==> flow/design.v <==
`timescale 1ns / 1ps
module multiplier (
    input  wire        clk,
    input  wire        rst,      
    input  wire [31:0] x,        
    input  wire [31:0] y,        
    input  wire        start,    
    output reg  [63:0] z,        
    output wire        busy      
  );
  localparam IDLE = 1'b0;
  localparam CALC = 1'b1;
  reg        state;
  reg [5:0]  count;
  reg [31:0] M;
  reg [64:0] P;
  reg        busy_r;
  assign busy = busy_r;
  wire [31:0] A = P[64:33];
  wire [1:0]  booth_bits = P[1:0];
  wire [31:0] add_sub_val = (booth_bits == 2'b01) ? M :
       (booth_bits == 2'b10) ? (~M + 1'b1) : 32'd0;
  wire [31:0] next_A = A + add_sub_val;
  wire [64:0] next_P = {next_A[31], next_A, P[32:1]};
  always @(posedge clk or posedge rst)
  begin
    if (rst)
    begin
      state  <= IDLE;
      count  <= 6'd0;
      M      <= 32'd0;
      P      <= 65'd0;
      z      <= 64'd0;
      busy_r <= 1'b0;
    end
    else
    begin
      case (state)
        IDLE:
        begin
          if (start)
          begin
            M      <= x;
            P      <= {32'd0, y, 1'b0};
            count  <= 6'd0;
            busy_r <= 1'b1;
            state  <= CALC;
          end
        end
        CALC:
        begin
          P <= next_P;
          count <= count + 1'b1;
          if (count == 6'd31)
          begin
            state  <= IDLE;
            z      <= next_P[64:1];
            busy_r <= 1'b0;
          end
        end
      endcase
    end
  end
endmodule
`timescale 1ns / 1ps
module mac (
    input  wire        clk,
    input  wire        rst,
    input  wire [31:0] x,
    input  wire [31:0] y,
    input  wire        start,
    output wire [31:0] z,
    output wire        busy
  );
  wire        busy0;
  wire        busy1;
  wire        busy2;
  wire        busy3;
  wire [31:0] x0 = {{24{x[ 7]}}, x[ 7: 0]};
  wire [31:0] x1 = {{24{x[15]}}, x[15: 8]};
  wire [31:0] x2 = {{24{x[23]}}, x[23:16]};
  wire [31:0] x3 = {{24{x[31]}}, x[31:24]};
  wire [31:0] y0 = {{24{y[ 7]}}, y[ 7: 0]};
  wire [31:0] y1 = {{24{y[15]}}, y[15: 8]};
  wire [31:0] y2 = {{24{y[23]}}, y[23:16]};
  wire [31:0] y3 = {{24{y[31]}}, y[31:24]};
  wire [63:0] result0;
  wire [63:0] result1;
  wire [63:0] result2;
  wire [63:0] result3;
  assign busy = busy0 | busy1 | busy2 | busy3;
  assign z    = result0[31:0] + result1[31:0] + result2[31:0] + result3[31:0];
  multiplier U_mul0 (
               .clk    (clk),
               .rst    (rst),
               .x      (x0),
               .y      (y0),
               .start  (start),
               .z      (result0),
               .busy   (busy0)
             );
  multiplier U_mul1 (
               .clk    (clk),
               .rst    (rst),
               .x      (x1),
               .y      (y1),
               .start  (start),
               .z      (result1),
               .busy   (busy1)
             );
  multiplier U_mul2 (
               .clk    (clk),
               .rst    (rst),
               .x      (x2),
               .y      (y2),
               .start  (start),
               .z      (result2),
               .busy   (busy2)
             );
  multiplier U_mul3 (
               .clk    (clk),
               .rst    (rst),
               .x      (x3),
               .y      (y3),
               .start  (start),
               .z      (result3),
               .busy   (busy3)
             );
endmodule
## Reports on mac

The steps from the RTL of mac to its reports follow in flow order.
Lines are those of the file above, counted from 1.
Library cell names are shortened.
The mark - stands for no value.

| set-up | value |
|---|---|
| design top | mac |
| clock input | clk |
| cell library | sky130hd |
| library corner | tt_025C_1v80 |

## Word-level counts

Source: Yosys, flattened and elaborated, memories not mapped. Widths are those after wreduce. Registers that Yosys merges into a memory's read port (data or address) are not register bits. Print and check cells do not count. Equal cells are merged and count once.

| bit counts | value |
|---|---|
| register bits | 452 |
| output and inout bits | 33 |

| operators by class | value |
|---|---|
| add/sub/neg operators | 15 |
| equality and inequality tests | 20 |
| mux-type cells | 39 |
| bitwise operators | 11 |
| reductions and logical operators | 12 |

Operators with widths:

| kind | number |
|---|---|
| parallel mux 65 bit (select 2 bit) | 4 |
| two-way mux 65 bit | 4 |
| two-way mux 32 bit | 8 |
| adder 32 bit | 7 |
| adder 32 x 1 -> 32 bit (second input constant) | 4 |
| inverter 32 bit | 4 |
| parallel mux 6 bit (select 2 bit) | 4 |
| AND reduction 2 bit | 12 |
| adder 6 x 1 -> 6 bit (second input constant) | 4 |
| equality test 6 x 5 -> 1 bit (second input constant) | 4 |
| inequality test 2 bit (second input constant) | 8 |
| parallel mux 1 bit (select 2 bit) | 8 |
| two-way mux 1 bit | 10 |
| equality test 2 x 1 -> 1 bit (second input constant) | 4 |
| equality test 2 bit (second input constant) | 4 |
| two-way mux 6 bit | 1 |
| inverter 1 bit | 4 |
| bitwise OR 1 bit | 3 |

## Logic depth

Depth = most cells in a row (Yosys ltp): at word level without a register or memory, in the mapped netlist without a sequential cell, where the memories' decode and read muxes count.

| logic depth | value |
|---|---|
| depth after elaboration | 6 |
| ABC_AREA | 0 |
| depth in mapped cells | 18 |
| gate-level depth less buffers | 18 |

## After synthesis

Source: synth_stat.txt of the flow (Yosys; design flattened, memories mapped). It holds for the ABC_AREA given above (unset counts as 0); a run with the other value may have another netlist.

Cell types:

| cell | number | total area (um2) |
|---|---|---|
| dfrtp_1 | 448 | 1.12E+04 |
| ha_1 | 211 | 2.64E+03 |
| nand2_1 | 632 | 2.37E+03 |
| o21ai_0 | 445 | 2.23E+03 |
| fa_1 | 66 | 1.32E+03 |
| a21oi_1 | 247 | 1.24E+03 |
| inv_1 | 215 | 807.024 |
| xnor2_1 | 80 | 700.672 |
| a21o_1 | 85 | 638.112 |
| xor2_1 | 68 | 595.571 |
| clkbuf_1 | 149 | 559.286 |
| mux2_2 | 42 | 472.954 |
| nor2_1 | 93 | 349.085 |
| mux2i_1 | 33 | 330.317 |
| nand3_1 | 50 | 250.24 |
| nand4_1 | 28 | 175.168 |
| o31ai_1 | 23 | 172.666 |
| nand2b_1 | 24 | 150.144 |

Not listed: further types 66, cells in them 348.

| mapped netlist | value |
|---|---|
| cell count | 3287 |
| mapped area | 28797.6 um2 |
| sequential part of the area | 11210.8 um2 |
| flip-flops | 448 |

By module: a second synthesis without flattening, with its own total; a netlist apart from the flattened one above.

| second synthesis, totals | value |
|---|---|
| cells (unflattened synthesis) | 4575 |
| area total of the unflattened synthesis | 40278.6 um2 |

Rows give one instance, submodules left out.

By module:

| module | instances | cells | area (um2) | seq. area (um2) |
|---|---|---|---|---|
| multiplier | 4 | 1032 | 9216.3 | 4179.0 |
| mac | 1 | 447 | 3413.3 | 0.0 |

## Worst setup path after synthesis

Source: OpenSTA report_checks on the synthesized netlist (no wires, ideal clock, input and output delay 20% of the period each), path of least setup slack; recovery checks are left aside. Register names are those of the netlist, which keeps one name where synthesis merged equal registers.

| path after synthesis | value |
|---|---|
| kind | reg2out |
| from | reg U_mul1.z[1] |
| to | out z[29] |
| clock period | 7.0 ns |
| external output delay | 1.400 ns |
| data arrival time | 3.745 ns |
| data required time | 5.600 ns |
| setup slack | 1.855 ns |
| path delay | 3.745 ns |
| driving pins on the path | 16 |
| path buffers | 0 |
| period reached after synthesis | 5.145 ns |

"path delay" = arrival - input delay + setup time.
A path that ends at an output port has no setup time.
"driving pins on the path": output pins that drive a net of the path, with the launching flip-flop's if there is one; two outputs of one cell count as two.
"period reached after synthesis" = period - worst setup slack (recovery checks aside). The figure is calculated, with input and output delays left at 20% of the set period.
Between the ends stands the longest chain of elaborated cells between them, by number of cells; it is not shown to be the way that was timed. Of several equally long chains one is given.
Each line given opens the expression or statement behind the cell; cells for indexed reads and writes are added by Yosys, which also makes memories of some case tables.

| on the way, after synthesis | value |
|---|---|
| cells stage by stage | dfrtp_1 -> inv_1 -> fa_1 -> fa_1 -> inv_1 -> ha_1 -> fa_1 -> a21oi_1 -> o21bai_1 -> a211oi_1 -> o31ai_1 -> a21oi_1 -> o21bai_1 -> a31o_2 -> a221oi_1 -> xnor2_1 |
| cells in the longest elaborated chain | 3 |
| elaborated cells on any way between the ends | 3 |

Ends and longest elaborated chain, after synthesis:

| element | line | source |
|---|---|---|
| start: declaration | 8 | `output reg  [63:0] z,` |
| start: assignment | 33 | `z      <= 64'd0;` |
| start: assignment | 57 | `z      <= next_P[64:1];` |
| adder 32 bit x3 | 92 | `assign z    = result0[31:0] + result1[31:0] + result2[31:0] + result3[31:0];` |
| end: declaration | 72 | `output wire [31:0] z,` |

## Worst path after layout

Path of least setup slack in the final report of entry A (OpenROAD, finished layout, wires in). Where an end is a register, its clock arrival counts in the times.

| path after layout | value |
|---|---|
| kind | reg2out |
| from | reg U_mul0.z[1] |
| to | out z[31] |
| clock period | 6.76 ns |
| external output delay | 1.35 ns |
| data arrival time | 5.27 ns |
| data required time | 5.41 ns |
| setup slack | 0.14 ns |
| driving pins on the path | 18 |
| path buffers | 2 |

Between the ends stands the longest chain of elaborated cells between them, by number of cells; it is not shown to be the way that was timed. Of several equally long chains one is given.

| on the way, after layout | value |
|---|---|
| cells stage by stage | dfrtp_1 -> inv_1 -> fa_1 -> fa_1 -> inv_1 -> ha_1 -> fa_1 -> a21oi_2 -> o21bai_2 -> a211oi_2 -> buf_4 -> o31ai_4 -> a21oi_2 -> o21bai_2 -> nand3_2 -> o211ai_1 -> xnor2_2 -> clkdlybuf4s50_1 |
| cells in the longest elaborated chain | 3 |
| elaborated cells on any way between the ends | 3 |

Ends and longest elaborated chain, after layout:

| element | line | source |
|---|---|---|
| start: declaration | 8 | `output reg  [63:0] z,` |
| start: assignment | 33 | `z      <= 64'd0;` |
| start: assignment | 57 | `z      <= next_P[64:1];` |
| adder 32 bit x3 | 92 | `assign z    = result0[31:0] + result1[31:0] + result2[31:0] + result3[31:0];` |
| end: declaration | 72 | `output wire [31:0] z,` |

==> runs of mac <==
Below are 4 stored runs of the flow (Yosys, OpenROAD; platform sky130hd) on mac, each with its settings and what was measured, unordered. Constraints: input delay and output delay 20% of the set period each, output load 0.01 pF.
"achieved clock period": clock period set for the run, less the worst setup slack. It is reckoned from that one timing run; input and output delays stay at 20% of the period that was set.
By "time on the worst setup path" is meant the share of the clock period that the worst setup path is allowed (20% is reserved at inputs, 20% at outputs), minus its slack. Clock arrival times at its registers enter into it.
A setting shown as - is not set for that run.
A result given as - is not shown for that run.

| run | CAP_MARGIN | CELL_PAD_IN_SITES_DETAIL_PLACEMENT | CORE_MARGIN | CORE_UTILIZATION | CTS_CLUSTER_DIAMETER | CTS_CLUSTER_SIZE | GPL_TIMING_DRIVEN | PLACE_DENSITY_LB_ADDON | SLEW_MARGIN | period_ns | MAX_ROUTING_LAYER | CELL_PAD_IN_SITES_GLOBAL_PLACEMENT | CORE_ASPECT_RATIO | GPL_ROUTABILITY_DRIVEN | HOLD_SLACK_MARGIN | MIN_ROUTING_LAYER | SETUP_SLACK_MARGIN | synthesis area (um2) | die footprint (um2) | standard-cell area after routing (um2) | final utilization | worst slack on setup checks (ns) | setup total negative slack (ns) | worst-case hold slack (ns) | achieved clock period (ns) | time on the worst setup path (ns) | critical path type |
|---|---|---|---|---|---|---|---|---|---|---|---|---|---|---|---|---|---|---|---|---|---|---|---|---|---|---|---|
| entry A | 0 | 2 | 8 | 42 | 195 | 40 | 1 | 0.2 | 5 | 6.76 | - | - | - | - | - | - | - | 28797.6 | 77200.6 | 31047.3 | 0.455 | 0.141 | 0.000 | 0.525 | 6.619 | 5.27 | reg2out |
| entry B | 15 | - | 2 | 40 | - | 99 | 0 | - | 20 | 5.54 | met4 | - | - | - | - | - | - | 28797.6 | 74155.5 | 33495.9 | 0.469 | -0.107 | -0.156 | 0.479 | 5.647 | 4.54 | reg2out |
| entry C | 30 | 2 | 2 | 45 | 135 | 40 | 0 | 0.2 | 5 | 6.76 | met4 | 3 | 1.13 | 1 | -0.08 | met2 | -0.06 | - | - | - | - | - | - | - | - | - | - |
| entry D | 20 | - | 2 | 40 | - | - | - | - | 20 | 6.72 | - | - | - | - | - | - | - | 28797.6 | 74155.5 | 32546.2 | 0.456 | 0.257 | 0.000 | 0.477 | 6.463 | 5.12 | reg2out |

Entry C: stopped before the end: placement reported FLW-0024
